==> flow/design.v <==
module ALU (a,b,ctrl,res,R15,res_we,R15_we);
	input signed [15:0] a,b;
	input [3:0] ctrl;
	output reg signed [15:0] res;
	output reg signed [15:0] R15;
	output reg res_we, R15_we;
	always@(*)begin
		res = 16'sd0;
		R15 = 16'sd0;
		res_we = 1'b1;
		R15_we = 1'b0;
		case(ctrl)
			3'b000: begin
						res = a + b;
					end
			3'b001: begin
						res = a - b;
					end
			3'b010: begin
						{R15,res} = a * b;
						R15_we = 1'b1;
					end
			3'b011: begin
						R15_we = 1'b1;
						if (b == 16'sd0) begin
							res = -16'sd1;
							R15 = a;
						end
						else begin
							res = a / b;
							R15 = a % b;
						end
					end
			3'b100: begin
						res = a & b;
					end
			3'b101: begin
						res = a | b;
					end
			default: begin
						res_we = 1'b0;
					end
		endcase
	end
endmodule
module alu16(clk, rst, a, b, ctrl, res, R15);
	input clk, rst;
	input [15:0] a, b;
	input [3:0] ctrl;
	output reg [15:0] res;
	output reg [15:0] R15;
	wire [15:0] alu_res, alu_R15;
	wire res_we, R15_we;
	ALU u_alu(.a(a), .b(b), .ctrl(ctrl), .res(alu_res), .R15(alu_R15), .res_we(res_we), .R15_we(R15_we));
	always @(posedge clk, negedge rst) begin
		if (~rst) begin
			res <= 16'h0000;
			R15 <= 16'h0000;
		end
		else begin
			if (res_we)
				res <= alu_res;
			if (R15_we)
				R15 <= alu_R15;
		end
	end
endmodule
# --- Step by step through the tools: alu16 ---
# The steps from the RTL of alu16 to its reports follow in flow order.
# Lines are those of the file above, counted from 1.
# Cell names lack the library's common part.
setup:
  top_module: "alu16"
  clk_port: "clk"
  cell_library: "sky130hd"
  lib_corner: "tt_025C_1v80"

# --- After elaboration ---
# Counts by Yosys on the flattened word-level netlist (proc, flatten, opt, wreduce; memories kept). Register bits leave out memories and registers merged into their read ports (data or address); mux counts leave out enables and synchronous resets folded into registers. Print and check cells are left out. Cells with the same type and inputs are merged into one.
bits:
  reg_bits: 32
  output_inout_bits: 32
  elab_cells: 24
classes:
  add_sub_neg: 2
  mul: 1
  div: 2
  eq_ne: 5
  mux: 6
  n_logic: 2
  reduce_and_logical: 4
ops:
  columns: ["cell", "count"]
  rows:
  - ["multiplier 16 x 16 -> 32 bit", 1]
  - ["divider 16 x 16 -> 16 bit", 1]
  - ["modulo 16 x 16 -> 16 bit", 1]
  - ["parallel mux 16 bit (select 6 bit)", 1]
  - ["parallel mux 16 bit (select 2 bit)", 1]
  - ["2-to-1 mux 16 bit", 2]
  - ["adder 16 bit", 1]
  - ["subtractor 16 bit", 1]
  - ["bitwise AND 16 bit", 1]
  - ["bitwise OR 16 bit", 1]
  - ["zero test 16 bit", 1]
  - ["== test 4 x 2 -> 1 bit with constant B", 2]
  - ["== test 4 x 3 -> 1 bit with constant B", 2]
  - ["OR reduction 6 bit", 1]
  - ["== test 4 x 1 -> 1 bit with constant B", 1]
  - ["zero test 4 bit", 1]
  - ["OR reduction 2 bit", 1]
  - ["2-to-1 mux 1 bit", 2]

# --- Depth ---
# Yosys ltp: most cells in a row. Word level: on the elaborated netlist, between registers, memories and ports. Mapped: between sequential cells and ports; inverters and the memories' decode and read muxes count.
logic_depth:
  depth_word: 3
  abc_area: 0
  ltp_mapped: 160

# --- Synthesis result ---
# The flow's flattened synthesis, as Yosys stat reports it; memories are mapped. The netlist is that of the ABC_AREA named above (0 if unset); the other value can give another one.
# The area totals of this step are shown rounded.
types:
  columns: ["cell", "count"]
  rows:
  - ["fa_1", 264]
  - ["ha_1", 244]
  - ["inv_1", 345]
  - ["nand2_1", 304]
  - ["xnor2_1", 108]
  - ["nor2_1", 234]
  - ["dfrtp_1", 32]
  - ["a21oi_1", 151]
  - ["o21ai_0", 150]
  - ["and2_1", 104]
  - ["xor2_1", 73]
  - ["clkbuf_1", 97]
  - ["o21a_1", 41]
  - ["a21o_1", 36]
  - ["a31oi_1", 42]
  - ["nor3_1", 52]
  - ["nand2b_1", 39]
  - ["mux2i_1", 21]
# Not listed: further types 83, cells in them 555.
mapped:
  mapped_cells: 2892
  area_um2: 22450
  flip_flops: 32
# The figures by module come from a second, unflattened synthesis with its own total; it is not the netlist above.
unflattened:
  cells_unflattened: 2883
  area_unflattened_um2: 22750
# Each row is one instance without its submodules.
by_module:
  columns: ["mod", "n_inst", "cells", "mod_area_um2"]
  rows:
  - ["ALU", 1, 2815, 21450]
  - ["alu16", 1, 68, 1299]

# --- Path before layout ---
# OpenSTA on the mapped netlist: ideal clock, no wires. The path of least setup slack (recovery checks aside). Input and output delay are each 20% of the period. Register names are those of the netlist, which keeps one name where synthesis merged equal registers.
synth_path:
  path_type: "input port to flip-flop"
  start: "input port b[0]"
  end: "register R15[14]"
  tclk_ns: 40.0
  in_delay_ns: 8.000
  t_first_pin_ns: 8.000
  t_arrival_ns: 40.003
  path_slack_ns: -0.136
  path_delay_ns: 32.136
  driving_pins: 148
  synth_period_reached_ns: 40.136
# "path_delay_ns" is the arrival time less input delay plus setup time.
# "driving_pins": output pins that drive a net of the path, with the launching flip-flop's if there is one; two outputs of one cell count as two.
# "synth_period_reached_ns" is the clock period less the worst setup slack; recovery checks do not enter. This is arithmetic on one report: input and output delays are still those of the set period (20% each).
# Between the ends stands the longest chain of elaborated cells between them, by number of cells; it is not shown to be the way that was timed. Of several equally long chains one is given.
# A line is the first line of the expression or statement that the cell stems from. Yosys adds cells for indexed reads and writes and turns some case tables into memories.
synth_via:
  cell_sequence: "clkbuf_1 -> clkbuf_1 -> inv_1 -> ha_1 -> nor4b_4 -> a41oi_2 -> mux2i_4 -> a2111oi_4 -> buf_2 -> nand2_1 -> or2_2 -> nand2_1 -> o21ai_0 -> ha_1 -> o21a_1 -> nor2_1 -> or2_2 -> nor4_4 -> [112 not listed] -> ha_1 -> and2_1 -> a31oi_1 -> a311oi_1 -> o21ai_0 -> a21oi_1 -> clkbuf_1 -> clkbuf_1 -> nor2_1 -> a21oi_1 -> ha_1 -> nor3b_1 -> nor4b_2 -> nand3_1 -> or3_1 -> nor3_2 -> mux2i_1 -> o31ai_2"
  elab_chain_len: 3
synth_rtl:
  columns: ["item", "line", "source"]
  rows:
  - ["start: declaration", 48, "input [15:0] a, b;"]
  - ["modulo 16 x 16 -> 16 bit", 31, "R15 = a % b;"]
  - ["2-to-1 mux 16 bit", 25, "if (b == 16'sd0) begin"]
  - ["parallel mux 16 bit (select 2 bit)", 12, "case(ctrl)"]
  - ["end: assignment", 58, "R15 <= 16'h0000;"]
  - ["end: assignment", 64, "R15 <= alu_R15;"]
  - ["end: declaration", 51, "output reg [15:0] R15;"]

# --- Worst path after layout ---
# From the final timing report of entry D: the path of least setup slack in the routed layout; clock arrival at registers is part of the times.
layout_path:
  path_type: "input port to flip-flop"
  start: "input port a[2]"
  end: "register R15[14]"
  tclk_ns: 38.7
  in_delay_ns: 7.74
  t_first_pin_ns: 7.74
  t_arrival_ns: 37.22
  path_slack_ns: 1.62
  driving_pins: 140
# Between the ends stands the longest chain of elaborated cells between them, by number of cells; it is not shown to be the way that was timed. Of several equally long chains one is given.
layout_via:
  cell_sequence: "clkdlybuf4s50_1 -> or4_4 -> or3_4 -> nor4b_4 -> ha_1 -> o21ai_1 -> or2_4 -> or2_2 -> nand2_1 -> o21ai_1 -> ha_1 -> o21a_1 -> nor2_1 -> or2_2 -> nor4_4 -> buf_4 -> mux2_2 -> ha_1 -> [104 not listed] -> buf_6 -> buf_12 -> o311ai_2 -> ha_1 -> nand4_1 -> nor4_2 -> nor4_2 -> a21oi_4 -> buf_12 -> a311oi_2 -> a21oi_1 -> a311o_2 -> nor4b_4 -> nand3_1 -> or3_4 -> nor3_4 -> mux2i_1 -> o31ai_2"
  elab_chain_len: 3
layout_rtl:
  columns: ["item", "line", "source"]
  rows:
  - ["start: declaration", 48, "input [15:0] a, b;"]
  - ["modulo 16 x 16 -> 16 bit", 31, "R15 = a % b;"]
  - ["2-to-1 mux 16 bit", 25, "if (b == 16'sd0) begin"]
  - ["parallel mux 16 bit (select 2 bit)", 12, "case(ctrl)"]
  - ["end: assignment", 58, "R15 <= 16'h0000;"]
  - ["end: assignment", 64, "R15 <= alu_R15;"]
  - ["end: declaration", 51, "output reg [15:0] R15;"]

Subject: flow runs of alu16

Hi,

Module alu16, platform sky130hd: 4 stored runs of the flow (Yosys, OpenROAD) with differing settings, in no particular order. Input and output delays are each 20% of the period that was set; the output load is 0.01 pF.
"period_reached_ns": clock period set for the run, less the worst setup slack. It is reckoned from that one timing run; input and output delays stay at 20% of the period that was set.
"worst_path_allowed_less_slack_ns" is the time allowed to the run's worst setup path (the clock period less input and output delay, where it has them) less its slack. Clock arrival times count: a late capture clock shortens it, a late launch clock lengthens it.
"power_mw" rests on the timing tool's default activity at the inputs, not on a simulated workload.
Results are given in rounded form.

--- entry A ---
==> flow/run.sh <==
#!/bin/bash
# the make line also repeats the synthesis and layout settings of config.mk as NAME=value (left out here)
make -C /OpenROAD-flow-scripts/flow DESIGN_CONFIG=/design/flow/config.mk WORK_HOME=/design/flow/orfs CLKGATE_MAP_FILE= finish
==> flow/config.mk <==
export PLATFORM = sky130hd
export DESIGN_NAME = alu16
export DESIGN_NICKNAME = alu16
export VERILOG_FILES = /design/flow/design.v
export SDC_FILE = /design/flow/constraint.sdc
export NUM_CORES = 4
export LEC_CHECK = 0
export ABC_AREA = 1
export CAP_MARGIN = 20
export CELL_PAD_IN_SITES_GLOBAL_PLACEMENT = 2
export CORE_MARGIN = 2
export CORE_UTILIZATION = 59
export CTS_CLUSTER_SIZE = 96
export GPL_ROUTABILITY_DRIVEN = 1
export MIN_ROUTING_LAYER = met2
export PLACE_DENSITY_LB_ADDON = 0.06
export SETUP_SLACK_MARGIN = 1.85
export SLEW_MARGIN = 20
==> flow/constraint.sdc <==
create_clock -name core_clock -period 68.4 [get_ports {clk}]
set_input_delay 13.6800 -clock core_clock [delete_from_list [all_inputs] [get_ports {clk}]]
set_output_delay 13.6800 -clock core_clock [all_outputs]
set_load 0.01 [all_outputs]

==> results, as YAML <==
outcome: "not finished: placement ended with error FLW-0024"

--- entry B ---
==> flow/run.sh <==
#!/bin/bash
# the make line also repeats the synthesis and layout settings of config.mk as NAME=value (left out here)
make -C /OpenROAD-flow-scripts/flow DESIGN_CONFIG=/design/flow/config.mk WORK_HOME=/design/flow/orfs CLKGATE_MAP_FILE= finish
==> flow/config.mk <==
export PLATFORM = sky130hd
export DESIGN_NAME = alu16
export DESIGN_NICKNAME = alu16
export VERILOG_FILES = /design/flow/design.v
export SDC_FILE = /design/flow/constraint.sdc
export NUM_CORES = 4
export LEC_CHECK = 0
export ABC_AREA = 1
export CAP_MARGIN = 20
export CELL_PAD_IN_SITES_DETAIL_PLACEMENT = 1
export CELL_PAD_IN_SITES_GLOBAL_PLACEMENT = 2
export CORE_ASPECT_RATIO = 0.65
export CORE_MARGIN = 2
export CORE_UTILIZATION = 72
export CTS_CLUSTER_SIZE = 88
export GPL_TIMING_DRIVEN = 1
export PLACE_DENSITY_LB_ADDON = 0.01
export SETUP_SLACK_MARGIN = 0.99
export SLEW_MARGIN = 20
==> flow/constraint.sdc <==
create_clock -name core_clock -period 40.0 [get_ports {clk}]
set_input_delay 8.0000 -clock core_clock [delete_from_list [all_inputs] [get_ports {clk}]]
set_output_delay 8.0000 -clock core_clock [all_outputs]
set_load 0.01 [all_outputs]

==> results, as YAML <==
outcome: "not finished: placement ended with error FLW-0024"

--- entry C ---
==> flow/run.sh <==
#!/bin/bash
# the make line also repeats the synthesis and layout settings of config.mk as NAME=value (left out here)
make -C /OpenROAD-flow-scripts/flow DESIGN_CONFIG=/design/flow/config.mk WORK_HOME=/design/flow/orfs CLKGATE_MAP_FILE= finish
==> flow/config.mk <==
export PLATFORM = sky130hd
export DESIGN_NAME = alu16
export DESIGN_NICKNAME = alu16
export VERILOG_FILES = /design/flow/design.v
export SDC_FILE = /design/flow/constraint.sdc
export NUM_CORES = 4
export LEC_CHECK = 0
export ABC_AREA = 0
export CAP_MARGIN = 20
export CELL_PAD_IN_SITES_DETAIL_PLACEMENT = 1
export CELL_PAD_IN_SITES_GLOBAL_PLACEMENT = 0
export CORE_ASPECT_RATIO = 1.23
export CORE_MARGIN = 2
export CORE_UTILIZATION = 72
export CTS_CLUSTER_SIZE = 88
export GPL_TIMING_DRIVEN = 1
export PLACE_DENSITY_LB_ADDON = 0.01
export SETUP_SLACK_MARGIN = 0.99
export SLEW_MARGIN = 25
==> flow/constraint.sdc <==
create_clock -name core_clock -period 30.8 [get_ports {clk}]
set_input_delay 6.1600 -clock core_clock [delete_from_list [all_inputs] [get_ports {clk}]]
set_output_delay 6.1600 -clock core_clock [all_outputs]
set_load 0.01 [all_outputs]

==> results, as YAML <==
outcome: "not finished: placement ended with a tool error"

--- entry D ---
==> flow/run.sh <==
#!/bin/bash
# the make line also repeats the synthesis and layout settings of config.mk as NAME=value (left out here)
make -C /OpenROAD-flow-scripts/flow DESIGN_CONFIG=/design/flow/config.mk WORK_HOME=/design/flow/orfs CLKGATE_MAP_FILE= finish
==> flow/config.mk <==
export PLATFORM = sky130hd
export DESIGN_NAME = alu16
export DESIGN_NICKNAME = alu16
export VERILOG_FILES = /design/flow/design.v
export SDC_FILE = /design/flow/constraint.sdc
export NUM_CORES = 4
export LEC_CHECK = 0
export CAP_MARGIN = 20
export CORE_MARGIN = 2
export CORE_UTILIZATION = 47
export SETUP_SLACK_MARGIN = 1.0
export SLEW_MARGIN = 20
==> flow/constraint.sdc <==
create_clock -name core_clock -period 38.7 [get_ports {clk}]
set_input_delay 7.7400 -clock core_clock [delete_from_list [all_inputs] [get_ports {clk}]]
set_output_delay 7.7400 -clock core_clock [all_outputs]
set_load 0.01 [all_outputs]

==> results, as YAML <==
results:
  power_mw: 2.504
  finish.utilization_pct: 56.6
  worst_setup_slack_ns: 1.624
  worst_hold_slack_ns: 0.491
  worst_path_allowed_less_slack_ns: 29.34
  critical_path_type: "input port to flip-flop"
  final_die_area_um2: 49540
  synthArea_um2: 22450
  period_reached_ns: 37.076
  tns_ns: 0.000
  final_stdcell_area_um2: 26870

Regards
